==> flow/design.v <==
module spi_slave_interface #(
    parameter integer WIDTH = 16
)(
    input  logic clk,                
    input  logic rst,                
    input  logic sclk,              
    input  logic cs_n,              
    input  logic mosi,              
    output logic miso,              
    output logic wr_en,                             
    output logic [15:0] addr,                       
    output logic signed [WIDTH-1:0] wr_data,        
    input  logic signed [WIDTH-1:0] rd_data         
);
    typedef enum logic [1:0] {
        IDLE,
        SHIFT_IN,
        SHIFT_OUT
    } spi_state_t;
    spi_state_t state, next_state;
    logic [5:0] bit_count;
    logic [31:0] shift_reg;          
    logic [WIDTH-1:0] read_buffer;   
    logic [1:0] sclk_sync;
    logic sclk_rising, sclk_falling;
    always_ff @(posedge clk or posedge rst) begin
        if (rst) begin
            sclk_sync <= 2'b00;
        end else begin
            sclk_sync <= {sclk_sync[0], sclk};
        end
    end
    assign sclk_rising  = (sclk_sync == 2'b01);
    assign sclk_falling = (sclk_sync == 2'b10);
    always_ff @(posedge clk or posedge rst) begin
        if (rst) begin
            state <= IDLE;
        end else begin
            state <= next_state;
        end
    end
    always_comb begin
        next_state = state;
        case (state)
            IDLE: begin
                if (!cs_n) begin
                    next_state = SHIFT_IN;
                end
            end
            SHIFT_IN: begin
                if (bit_count == 6'd32) begin
                    next_state = SHIFT_OUT;
                end
            end
            SHIFT_OUT: begin
                if (cs_n) begin
                    next_state = IDLE;
                end
            end
            default: begin
                next_state = IDLE;
            end
        endcase
    end
    always_ff @(posedge clk or posedge rst) begin
        if (rst) begin
            shift_reg <= 32'd0;
            bit_count <= 6'd0;
        end else if (cs_n) begin
            shift_reg <= 32'd0;
            bit_count <= 6'd0;
        end else if (state == SHIFT_IN) begin
            if (sclk_rising) begin
                shift_reg <= {shift_reg[30:0], mosi};
                bit_count <= bit_count + 1;
            end
        end else if (state != SHIFT_IN) begin
            bit_count <= 6'd0;
        end
    end
    always_ff @(posedge clk or posedge rst) begin
        if (rst) begin
            wr_en   <= 1'b0;
            addr    <= 16'd0;
            wr_data <= '0;
        end else begin
            wr_en <= 1'b0;  
            if (state == SHIFT_IN && bit_count == 6'd32) begin
                addr    <= shift_reg[30:16];
                wr_data <= shift_reg[15:0];
                if (!shift_reg[31]) begin  
                    wr_en <= 1'b1;
                end
            end
        end
    end
    logic rd_pending;
    always_ff @(posedge clk or posedge rst) begin
        if (rst) begin
            rd_pending <= 1'b0;
        end else begin
            rd_pending <= (state == SHIFT_IN && bit_count == 6'd32 && shift_reg[31]);
        end
    end
    always_ff @(posedge clk or posedge rst) begin
        if (rst) begin
            read_buffer <= '0;
        end else begin
            if (rd_pending) begin
                read_buffer <= rd_data;
            end else if (state == SHIFT_OUT && sclk_falling) begin
                read_buffer <= {read_buffer[WIDTH-2:0], 1'b0};
            end
        end
    end
    always_ff @(posedge clk or posedge rst) begin
        if (rst) begin
            miso <= 1'b0;
        end else begin
            if (state == SHIFT_OUT && shift_reg[31]) begin
                miso <= read_buffer[WIDTH-1];
            end else begin
                miso <= 1'b0;
            end
        end
    end
endmodule
module parameter_register_file #(
    parameter integer WIDTH = 16,
    parameter integer NUM_NEURONS_LAYER_1 = 4,
    parameter integer NUM_NEURONS_LAYER_2 = 3
)(
    input  logic clk,
    input  logic rst,
    input  logic wr_en,
    input  logic [15:0] addr,
    input  logic signed [WIDTH-1:0] wr_data,
    output logic signed [WIDTH-1:0] rd_data,
    output logic signed [WIDTH-1:0] threshold,
    output logic signed [WIDTH-1:0] leak,
    output logic signed [WIDTH-1:0] reset_potential,
    output logic signed [WIDTH-1:0] refractory_cycles,
    output logic [NUM_NEURONS_LAYER_1-1:0][NUM_NEURONS_LAYER_2-1:0][WIDTH-1:0] synaptic_weights
);
    logic signed [WIDTH-1:0] threshold_reg, leak_reg, reset_reg, refractory_reg;
    logic [NUM_NEURONS_LAYER_1-1:0][NUM_NEURONS_LAYER_2-1:0][WIDTH-1:0] weight_mem;
    int w_idx, w_i, w_j;
    assign w_idx = addr - 16'h1000;
    assign w_i   = w_idx / NUM_NEURONS_LAYER_2;
    assign w_j   = w_idx % NUM_NEURONS_LAYER_2;
    always_ff @(posedge clk or posedge rst) begin
        if (rst) begin
            threshold_reg   <= 16'd1000;
            leak_reg        <= 16'd10;
            reset_reg       <= 16'd0;
            refractory_reg  <= 16'd10;
            for (int m = 0; m < NUM_NEURONS_LAYER_1; m++) begin
                for (int n = 0; n < NUM_NEURONS_LAYER_2; n++) begin
                    weight_mem[m][n] <= '0;
                end
            end
        end else if (wr_en) begin
            case (addr)
                16'h0000: threshold_reg  <= wr_data;
                16'h0001: leak_reg       <= wr_data;
                16'h0002: reset_reg      <= wr_data;
                16'h0003: refractory_reg <= wr_data;
                default: begin
                    if (addr >= 16'h1000 && addr < 16'h1000 + NUM_NEURONS_LAYER_1 * NUM_NEURONS_LAYER_2) begin
                        weight_mem[w_i][w_j] <= wr_data;
                    end
                end
            endcase
        end
    end
    always_comb begin
        case (addr)
            16'h0000: rd_data = threshold_reg;
            16'h0001: rd_data = leak_reg;
            16'h0002: rd_data = reset_reg;
            16'h0003: rd_data = refractory_reg;
            default: begin
                if (addr >= 16'h1000 && addr < 16'h1000 + NUM_NEURONS_LAYER_1 * NUM_NEURONS_LAYER_2) begin
                    rd_data = weight_mem[w_i][w_j];
                end else begin
                    rd_data = '0;
                end
            end
        endcase
    end
    assign threshold          = threshold_reg;
    assign leak               = leak_reg;
    assign reset_potential    = reset_reg;
    assign refractory_cycles  = refractory_reg;
    assign synaptic_weights   = weight_mem;
endmodule
module lif_neuron #(
    parameter integer WIDTH = 16
)(
    input  logic                      clk,
    input  logic                      rst,
    input  logic signed [WIDTH-1:0]   input_current,
    input  logic signed [WIDTH-1:0]   threshold,
    input  logic signed [WIDTH-1:0]   leak,
    input  logic signed [WIDTH-1:0]   reset_potential,
    input  logic signed [WIDTH-1:0]   refractory_cycles,
    output reg                        spike
);
    localparam signed [WIDTH-1:0] MAX_POTENTIAL = 2**(WIDTH-1) - 1;
    localparam signed [WIDTH-1:0] MIN_POTENTIAL = -(2**(WIDTH-1));
    logic signed [WIDTH-1:0] membrane_potential;
    logic [WIDTH-1:0] refractory_counter;
    logic in_refractory;
    logic signed [WIDTH:0] extended_sum;   
    logic signed [WIDTH-1:0] next_potential;
    logic spike_next;
    always_comb begin
        extended_sum = $signed(membrane_potential) + $signed(input_current) - $signed(leak);
        if (extended_sum > MAX_POTENTIAL)
            next_potential = MAX_POTENTIAL;
        else if (extended_sum < MIN_POTENTIAL)
            next_potential = MIN_POTENTIAL;
        else
            next_potential = extended_sum[WIDTH-1:0];
        spike_next = (!in_refractory && next_potential >= threshold);
    end
    always_ff @(posedge clk or posedge rst) begin
        if (rst) begin
            membrane_potential <= 0;
            spike <= 0;
            refractory_counter <= 0;
            in_refractory <= 0;
        end else begin
            spike <= 0;
            if (in_refractory) begin
                if (refractory_counter == 0)
                    in_refractory <= 0;
                else
                    refractory_counter <= refractory_counter - 1;
            end else begin
                if (spike_next) begin
                    spike <= 1;
                    membrane_potential <= reset_potential;
                    in_refractory <= 1;
                    refractory_counter <= refractory_cycles - 1;
                end else begin
                    membrane_potential <= next_potential;
                end
            end
        end
    end
endmodule
module fully_connected_neural_network #(
    parameter integer WIDTH = 16,
    parameter integer NUM_NEURONS_LAYER_1 = 4,
    parameter integer NUM_NEURONS_LAYER_2 = 3
)(
    input  logic clk,
    input  logic rst,
    input  logic signed [WIDTH-1:0] input_current,
    input  logic signed [WIDTH-1:0] threshold,
    input  logic signed [WIDTH-1:0] leak,
    input  logic signed [WIDTH-1:0] reset_potential,
    input  logic signed [WIDTH-1:0] refractory_cycles,
    input  logic [NUM_NEURONS_LAYER_1-1:0][NUM_NEURONS_LAYER_2-1:0][WIDTH-1:0] synaptic_weights,
    output logic [NUM_NEURONS_LAYER_2-1:0] spikes_layer_2
);
    logic spike_layer_1 [NUM_NEURONS_LAYER_1-1:0];
    logic signed [WIDTH-1:0] input_current_layer_2 [NUM_NEURONS_LAYER_2-1:0];
    logic spike_layer_2_int [NUM_NEURONS_LAYER_2-1:0];
    genvar i;
    generate
        for (i = 0; i < NUM_NEURONS_LAYER_1; i++) begin : layer_1_neurons
            lif_neuron #(
                .WIDTH(WIDTH)
            ) neuron_layer_1 (
                .clk(clk),
                .rst(rst),
                .input_current(input_current),
                .threshold(threshold),
                .leak(leak),
                .reset_potential(reset_potential),
                .refractory_cycles(refractory_cycles),
                .spike(spike_layer_1[i])
            );
        end
    endgenerate
    always_comb begin
        integer j, k;
        for (j = 0; j < NUM_NEURONS_LAYER_2; j++) begin
            input_current_layer_2[j] = 0;
            for (k = 0; k < NUM_NEURONS_LAYER_1; k++) begin
                if (spike_layer_1[k]) begin
                    input_current_layer_2[j] += synaptic_weights[k][j];
                end
            end
        end
    end
    generate
        for (i = 0; i < NUM_NEURONS_LAYER_2; i++) begin : layer_2_neurons
            lif_neuron #(
                .WIDTH(WIDTH)
            ) neuron_layer_2 (
                .clk(clk),
                .rst(rst),
                .input_current(input_current_layer_2[i]),
                .threshold(threshold),
                .leak(leak),
                .reset_potential(reset_potential),
                .refractory_cycles(refractory_cycles),
                .spike(spike_layer_2_int[i])
            );
        end
    endgenerate
    always_ff @(posedge clk or posedge rst) begin
        if (rst) begin
            spikes_layer_2 <= '0;
        end else begin
            for (int s = 0; s < NUM_NEURONS_LAYER_2; s++) begin
                spikes_layer_2[s] <= spike_layer_2_int[s];
            end
        end
    end
endmodule
module top #(
    parameter integer WIDTH = 16,
    parameter integer NUM_NEURONS_LAYER_1 = 4,
    parameter integer NUM_NEURONS_LAYER_2 = 3
)(
    input  logic clk,
    input  logic rst,
    input  logic sclk,
    input  logic cs_n,
    input  logic mosi,
    output logic miso,
    input  logic signed [WIDTH-1:0] input_current,
    output logic [NUM_NEURONS_LAYER_2-1:0] spikes
);
    logic wr_en;
    logic [15:0] addr;
    logic signed [WIDTH-1:0] wr_data;
    logic signed [WIDTH-1:0] rd_data;
    logic signed [WIDTH-1:0] threshold;
    logic signed [WIDTH-1:0] leak;
    logic signed [WIDTH-1:0] reset_potential;
    logic signed [WIDTH-1:0] refractory_cycles;
    logic [NUM_NEURONS_LAYER_1-1:0][NUM_NEURONS_LAYER_2-1:0][WIDTH-1:0] synaptic_weights;
    spi_slave_interface #(
        .WIDTH(WIDTH)
    ) spi_inst (
        .clk(clk),
        .rst(rst),
        .sclk(sclk),
        .cs_n(cs_n),
        .mosi(mosi),
        .miso(miso),
        .wr_en(wr_en),
        .addr(addr),
        .wr_data(wr_data),
        .rd_data(rd_data)
    );
    parameter_register_file #(
        .WIDTH(WIDTH),
        .NUM_NEURONS_LAYER_1(NUM_NEURONS_LAYER_1),
        .NUM_NEURONS_LAYER_2(NUM_NEURONS_LAYER_2)
    ) reg_file (
        .clk(clk),
        .rst(rst),
        .wr_en(wr_en),
        .addr(addr),
        .wr_data(wr_data),
        .rd_data(rd_data),
        .threshold(threshold),
        .leak(leak),
        .reset_potential(reset_potential),
        .refractory_cycles(refractory_cycles),
        .synaptic_weights(synaptic_weights)
    );
    fully_connected_neural_network #(
        .WIDTH(WIDTH),
        .NUM_NEURONS_LAYER_1(NUM_NEURONS_LAYER_1),
        .NUM_NEURONS_LAYER_2(NUM_NEURONS_LAYER_2)
    ) nn_inst (
        .clk(clk),
        .rst(rst),
        .input_current(input_current),
        .threshold(threshold),
        .leak(leak),
        .reset_potential(reset_potential),
        .refractory_cycles(refractory_cycles),
        .synaptic_weights(synaptic_weights),
        .spikes_layer_2(spikes)
    );
endmodule
### From RTL to reports: top

What the tools print for top, step after step.
Lines are those of the file above, counted from 1.
Cell names lack the library's common part.
The mark - stands for no value.

* design top: top
* clock port: clk
* cell library: sky130hd
* timing corner: tt_025C_1v80

### Elaborated design

Counts by Yosys on the flattened word-level netlist (proc, flatten, opt, wreduce). Print and check cells are left out. Cells with the same type and inputs are merged into one.

* output and inout port bits: 4
* elaborated cells: 287
* bits in registers: 589
* input port bits: 21

* order comparisons: 23
* divide/modulo/power cells: 2
* multiply operators: 1
* bitwise logic cells: 4
* shifts and indexed selects: 3
* mux-type cells: 100
* $add $sub $neg: 35
* reduce/logical cells: 55
* equality and inequality tests: 20

Operator list (count)
* 16-bit 2-to-1 mux: 57
* 16-bit by 33-bit variable shift with 192-bit output: 1
* 16-bit by 33-bit variable shift with 192-bit output with constant A: 1
* 192-bit AND: 1
* 192-bit OR: 1
* 192-bit by 32-bit variable part select with 16-bit output: 1
* 192-bit NOT: 1
* 16-bit adder: 9
* 16-bit zero test: 8
* 16-bit by 16-bit adder with 17-bit output: 7
* 17-bit by 16-bit subtractor with 17-bit output: 7
* 17-bit by 16-bit greater-than comparator with 1-bit output with constant B: 7
* 17-bit by 16-bit less-than comparator with 1-bit output with constant B: 7
* 16-bit by 1-bit subtractor with 16-bit output with constant B: 7
* 16-bit greater-or-equal comparator: 7
* 32-bit by 3-bit divider with 32-bit output with constant B: 1
* 32-bit by 3-bit remainder unit with 32-bit output with constant B: 1
* 32-bit by 3-bit multiplier with 28-bit output with constant B: 1
* 32-bit 2-to-1 mux: 3
* 16-bit parallel mux with 4-bit select: 1
* 32-bit negator with 33-bit output: 1
* 32-bit adder: 1
* 1-bit 2-to-1 mux: 31
* 15-bit by 2-bit equality test with 1-bit output with constant B: 2
* 2-bit AND reduction: 13
* 6-bit 2-to-1 mux: 4
* 2-bit nonzero test: 10
* 2-bit inequality test with constant B: 9

Other operator kinds: 20; their cells: 43.

### Logic depth

Longest topological path by Yosys (ltp), each cell counted once; first at word level (registers and memories cut), then after technology mapping (sequential cells cut; the memories' decode and read muxes count).

* depth after elaboration: 16
* ABC_AREA: 0
* mapped depth: 75
* depth with buffers taken out: 66

### After synthesis

Yosys stat after the flow's synthesis: flattened, memories mapped to cells. It holds for the ABC_AREA given above (unset counts as 0); a run with the other value may have another netlist.
The area totals of this step are shown rounded.

* sequential part of the area: 0.01478 mm²
* buffer cells: 261
* flip-flop cells: 590
* synthesis area: 0.05158 mm²
* cells in the netlist: 5650

Cell types
* dfrtp_1: count 579, area in all 1.45E+04 µm²
* ha_1: count 467, area in all 5.84E+03 µm²
* mux2_2: count 240, area in all 2.7E+03 µm²
* a21oi_1: count 512, area in all 2.56E+03 µm²
* xnor2_1: count 286, area in all 2.5E+03 µm²
* fa_1: count 123, area in all 2.46E+03 µm²
* o21ai_0: count 441, area in all 2.21E+03 µm²
* inv_1: count 569, area in all 2.14E+03 µm²
* mux2i_1: count 161, area in all 1.61E+03 µm²
* nand2_1: count 398, area in all 1.49E+03 µm²
* mux2_4: count 72, area in all 1.08E+03 µm²
* mux4_2: count 48, area in all 1.08E+03 µm²
* o21bai_1: count 134, area in all 1.01E+03 µm²
* nor2_1: count 255, area in all 957.168 µm²
* clkbuf_1: count 187, area in all 701.923 µm²
* nand3_1: count 139, area in all 695.667 µm²
* xor2_1: count 72, area in all 630.605 µm²
* o22ai_1: count 74, area in all 462.944 µm²

Other cell types: 83; their cells: 893.
The figures by module come from a second, unflattened synthesis with its own total; it is not the netlist above.

* cell total of the unflattened synthesis: 6888
* area total of the unflattened synthesis: 0.05904 mm²

Rows give one instance, submodules left out.

By module
* lif_neuron #(WIDTH=16): seq. area 0.0008508 mm², instances 7, area 0.00407 mm², cells 505
* parameter_register_file: seq. area 0.006419 mm², instances 1, area 0.01886 mm², cells 1927
* fully_connected_neural_network: seq. area 0.0000751 mm², instances 1, area 0.007823 mm², cells 1088
* spi_slave_interface #(WIDTH=16): seq. area 0.002328 mm², instances 1, area 0.003869 mm², cells 338
* top: seq. area 0 mm², instances 1, area 0 mm², cells 0

### Path before layout

Source: OpenSTA report_checks on the synthesized netlist (no wires, ideal clock, input and output delay 20% of the period each), path of least setup slack; recovery checks are left aside. Register names are those of the netlist, which keeps one name where synthesis merged equal registers.

* path type: flip-flop to flip-flop
* from: register spi_inst.addr[0]
* to: register reg_file.weight_mem
* setup slack: 665 ps
* setup time: 128 ps
* path delay: 13335 ps
* clock period: 14000 ps
* arrival time: 13207 ps
* launch time at the first pin: 0 ps
* driving pins on the path: 70
* path buffers: 7
* required time: 13872 ps
* synthesis period reached: 13335 ps

"path delay" = arrival - input delay + setup time.
"driving pins on the path" counts driving pins, that of a launching flip-flop among them; a cell with two outputs on the path counts twice.
"synthesis period reached" is the clock period less the worst setup slack; recovery checks do not enter. This is arithmetic on one report: input and output delays are still those of the set period (20% each).
An end named without its bit number is one bit of that signal or, where synthesis recoded a state register, one of its new flip-flops.
Between the ends stands the longest chain of elaborated cells between them, by number of cells; it is not shown to be the way that was timed. Of several equally long chains one is given.
A line is the first line of the expression or statement that the cell stems from. Yosys adds cells for indexed reads and writes and turns some case tables into memories.

* cell sequence: dfrtp_1 -> inv_1 -> ha_1 -> or3b_2 -> o31ai_1 -> a221oi_1 -> a221o_1 -> a221oi_2 -> buf_4 -> nand3_1 -> o311a_1 -> and2_4 -> o21ai_2 -> o21ai_2 -> a21oi_4 -> inv_2 -> ha_1 -> inv_1 -> (+34 left out) -> nor2b_1 -> xnor2_1 -> ha_1 -> o211ai_1 -> o21ai_0 -> a21o_1 -> a21oi_1 -> xnor2_1 -> o41ai_1 -> nor4_1 -> o211ai_1 -> a311o_1 -> nor4_2 -> buf_6 -> and4_1 -> buf_4 -> buf_8 -> mux2_1
* length of the longest elaborated chain: 9
* elaborated cells on any way between the ends: 21
* classes of those cells: add/sub: 3; mul: 1; div: 2; compare: 2; eq/ne: 3; shift: 2; logic: 4; reduce/logical: 4

RTL lines, path post-synthesis
* start: declaration: line 11 `output logic [15:0] addr,`
* start: assignment: line 84 `addr    <= 16'd0;`
* start: assignment: line 89 `addr    <= shift_reg[30:16];`
* 15-bit by 13-bit subtractor with 16-bit output: line 148 `assign w_idx = addr - 16'h1000;`
* 32-bit by 3-bit divider with 32-bit output: line 149 `assign w_i   = w_idx / NUM_NEURONS_LAYER_2;`
* 32-bit by 3-bit multiplier with 28-bit output: line 170 `weight_mem[w_i][w_j] <= wr_data;`
* 32-bit adder: line 170
* 32-bit negator with 33-bit output: line 170
* 16-bit by 33-bit variable shift with 192-bit output: line 170
* 192-bit NOT: line 170
* 192-bit AND: line 170
* 192-bit OR: line 170
* end: assignment: line 159 `weight_mem[m][n] <= '0;`
* end: assignment: line 170
* end: declaration: line 146 `logic [NUM_NEURONS_LAYER_1-1:0][NUM_NEURONS_LAYER_2-1:0][WIDTH-1:0] weight_mem;`

### Path in the finished layout

Path of least setup slack in the final report of entry A (OpenROAD, finished layout, wires in). Where an end is a register, its clock arrival counts in the times.
The report prints the path's times to 10 ps; the period is as set.

* path type: flip-flop to flip-flop
* from: register spi_inst.addr[0]
* to: register reg_file.weight_mem
* clock period: 8530 ps
* launch time at the first pin: 620 ps
* arrival time: 12240 ps
* setup slack: -3220 ps
* driving pins on the path: 68
* path buffers: 11
* setup time: 110 ps
* required time: 9020 ps

An end named without its bit number is one bit of that signal or, where synthesis recoded a state register, one of its new flip-flops.
Between the ends stands the longest chain of elaborated cells between them, by number of cells; it is not shown to be the way that was timed. Of several equally long chains one is given.

* cell sequence: dfrtp_2 -> buf_6 -> nor4_4 -> buf_4 -> a311o_1 -> and2_4 -> buf_6 -> mux2_4 -> a21o_1 -> a311oi_2 -> a21oi_2 -> o22a_1 -> o21a_4 -> nor2_4 -> o21ai_2 -> a21oi_4 -> inv_2 -> ha_4 -> (+32 left out) -> o21a_1 -> buf_4 -> o211ai_1 -> o21ai_1 -> a21o_1 -> a21oi_1 -> xnor2_1 -> o41ai_4 -> nor4_1 -> o211ai_1 -> a311o_1 -> nor4_4 -> buf_6 -> buf_4 -> buf_4 -> nand4b_4 -> buf_12 -> mux2_4
* length of the longest elaborated chain: 9
* elaborated cells on any way between the ends: 21
* classes of those cells: add/sub: 3; mul: 1; div: 2; compare: 2; eq/ne: 3; shift: 2; logic: 4; reduce/logical: 4

RTL lines, path after layout
* start: declaration: line 11 `output logic [15:0] addr,`
* start: assignment: line 84 `addr    <= 16'd0;`
* start: assignment: line 89 `addr    <= shift_reg[30:16];`
* 15-bit by 13-bit subtractor with 16-bit output: line 148 `assign w_idx = addr - 16'h1000;`
* 32-bit by 3-bit divider with 32-bit output: line 149 `assign w_i   = w_idx / NUM_NEURONS_LAYER_2;`
* 32-bit by 3-bit multiplier with 28-bit output: line 170 `weight_mem[w_i][w_j] <= wr_data;`
* 32-bit adder: line 170
* 32-bit negator with 33-bit output: line 170
* 16-bit by 33-bit variable shift with 192-bit output: line 170
* 192-bit NOT: line 170
* 192-bit AND: line 170
* 192-bit OR: line 170
* end: assignment: line 159 `weight_mem[m][n] <= '0;`
* end: assignment: line 170
* end: declaration: line 146 `logic [NUM_NEURONS_LAYER_1-1:0][NUM_NEURONS_LAYER_2-1:0][WIDTH-1:0] weight_mem;`

==> runs of top <==
Design top on sky130hd. What follows are 4 stored runs of the flow, each under its own settings; their order means nothing. The constraints put input and output delay at 20% of the set period each and load the outputs with 0.01 pF.
"period reached": clock period set for the run, less the worst setup slack. It is reckoned from that one timing run; input and output delays stay at 20% of the period that was set.
"time of the worst setup path" is the time allowed to the run's worst setup path (the clock period less input and output delay, where it has them) less its slack. Clock arrival times count: a late capture clock shortens it, a late launch clock lengthens it.
"time of the worst setup path" is given in steps of 10 ps.
Results are given in rounded form.

### Entry A

==> flow/run.sh <==
#!/bin/bash
# the make line also repeats the synthesis and layout settings of config.mk as NAME=value (left out here)
make -C /OpenROAD-flow-scripts/flow DESIGN_CONFIG=/design/flow/config.mk WORK_HOME=/design/flow/orfs CLKGATE_MAP_FILE= finish
==> flow/config.mk <==
export PLATFORM = sky130hd
export DESIGN_NAME = top
export DESIGN_NICKNAME = top
export VERILOG_FILES = /design/flow/design.v
export SDC_FILE = /design/flow/constraint.sdc
export NUM_CORES = 4
export LEC_CHECK = 0
export CAP_MARGIN = 20
export CORE_MARGIN = 2
export CORE_UTILIZATION = 57
export CTS_CLUSTER_SIZE = 69
export MAX_ROUTING_LAYER = met4
export MIN_ROUTING_LAYER = met1
export PLACE_DENSITY_LB_ADDON = 0.17
export SLEW_MARGIN = 10
export TNS_END_PERCENT = 90
==> flow/constraint.sdc <==
create_clock -name core_clock -period 8.53 [get_ports {clk}]
set_input_delay 1.7060 -clock core_clock [delete_from_list [all_inputs] [get_ports {clk}]]
set_output_delay 1.7060 -clock core_clock [all_outputs]
set_load 0.01 [all_outputs]

Results of entry A:
- Synthesis area: 0.05158 mm²
- Overall die area: 0.09292 mm²
- Post-layout utilization: 74.6%
- Setup slack of the worst path: -3220 ps
- Post-route setup TNS: -771800 ps
- Period reached: 11750 ps
- Time of the worst setup path: 11750 ps
- Kind of the worst setup path: flip-flop to flip-flop

### Entry B

==> flow/run.sh <==
#!/bin/bash
# the make line also repeats the synthesis and layout settings of config.mk as NAME=value (left out here)
make -C /OpenROAD-flow-scripts/flow DESIGN_CONFIG=/design/flow/config.mk WORK_HOME=/design/flow/orfs CLKGATE_MAP_FILE= finish
==> flow/config.mk <==
export PLATFORM = sky130hd
export DESIGN_NAME = top
export DESIGN_NICKNAME = top
export VERILOG_FILES = /design/flow/design.v
export SDC_FILE = /design/flow/constraint.sdc
export NUM_CORES = 4
export LEC_CHECK = 0
export CAP_MARGIN = 20
export CORE_MARGIN = 2
export CORE_UTILIZATION = 40
export SLEW_MARGIN = 20
==> flow/constraint.sdc <==
create_clock -name core_clock -period 13.4 [get_ports {clk}]
set_input_delay 2.6800 -clock core_clock [delete_from_list [all_inputs] [get_ports {clk}]]
set_output_delay 2.6800 -clock core_clock [all_outputs]
set_load 0.01 [all_outputs]

Results of entry B:
- Synthesis area: 0.05158 mm²
- Overall die area: 0.1318 mm²
- Post-layout utilization: 44.7%
- Setup slack of the worst path: 882 ps
- Post-route setup TNS: 0 ps
- Period reached: 12518 ps
- Time of the worst setup path: 12520 ps
- Kind of the worst setup path: flip-flop to flip-flop

### Entry C

==> flow/run.sh <==
#!/bin/bash
# the make line also repeats the synthesis and layout settings of config.mk as NAME=value (left out here)
make -C /OpenROAD-flow-scripts/flow DESIGN_CONFIG=/design/flow/config.mk WORK_HOME=/design/flow/orfs CLKGATE_MAP_FILE= finish
==> flow/config.mk <==
export PLATFORM = sky130hd
export DESIGN_NAME = top
export DESIGN_NICKNAME = top
export VERILOG_FILES = /design/flow/design.v
export SDC_FILE = /design/flow/constraint.sdc
export NUM_CORES = 4
export LEC_CHECK = 0
export ABC_AREA = 0
export CAP_MARGIN = 20
export CELL_PAD_IN_SITES_GLOBAL_PLACEMENT = 0
export CORE_ASPECT_RATIO = 1.66
export CORE_MARGIN = 2
export CORE_UTILIZATION = 38
export MIN_ROUTING_LAYER = met1
export PLACE_DENSITY_LB_ADDON = 0.04
export SETUP_SLACK_MARGIN = 2.75
export SLEW_MARGIN = 20
==> flow/constraint.sdc <==
create_clock -name core_clock -period 13.9 [get_ports {clk}]
set_input_delay 2.7800 -clock core_clock [delete_from_list [all_inputs] [get_ports {clk}]]
set_output_delay 2.7800 -clock core_clock [all_outputs]
set_load 0.01 [all_outputs]

Results of entry C:
- Synthesis area: 0.05158 mm²
- Overall die area: 0.1388 mm²
- Post-layout utilization: 44.9%
- Setup slack of the worst path: 1987 ps
- Post-route setup TNS: 0 ps
- Period reached: 11913 ps
- Time of the worst setup path: 11910 ps
- Kind of the worst setup path: flip-flop to flip-flop

### Entry D

==> flow/run.sh <==
#!/bin/bash
# the make line also repeats the synthesis and layout settings of config.mk as NAME=value (left out here)
make -C /OpenROAD-flow-scripts/flow DESIGN_CONFIG=/design/flow/config.mk WORK_HOME=/design/flow/orfs CLKGATE_MAP_FILE= finish
==> flow/config.mk <==
export PLATFORM = sky130hd
export DESIGN_NAME = top
export DESIGN_NICKNAME = top
export VERILOG_FILES = /design/flow/design.v
export SDC_FILE = /design/flow/constraint.sdc
export NUM_CORES = 4
export LEC_CHECK = 0
export ABC_AREA = 1
export CAP_MARGIN = 20
export CELL_PAD_IN_SITES_GLOBAL_PLACEMENT = 2
export CORE_ASPECT_RATIO = 1.68
export CORE_MARGIN = 2
export CORE_UTILIZATION = 40
export GPL_ROUTABILITY_DRIVEN = 0
export PLACE_DENSITY_LB_ADDON = 0.11
export SLEW_MARGIN = 20
==> flow/constraint.sdc <==
create_clock -name core_clock -period 22.4 [get_ports {clk}]
set_input_delay 4.4800 -clock core_clock [delete_from_list [all_inputs] [get_ports {clk}]]
set_output_delay 4.4800 -clock core_clock [all_outputs]
set_load 0.01 [all_outputs]

Results of entry D:
- Synthesis area: 0.05132 mm²
- Overall die area: 0.1313 mm²
- Post-layout utilization: 43.6%
- Setup slack of the worst path: 8604 ps
- Post-route setup TNS: 0 ps
- Period reached: 13796 ps
- Time of the worst setup path: 13800 ps
- Kind of the worst setup path: flip-flop to flip-flop
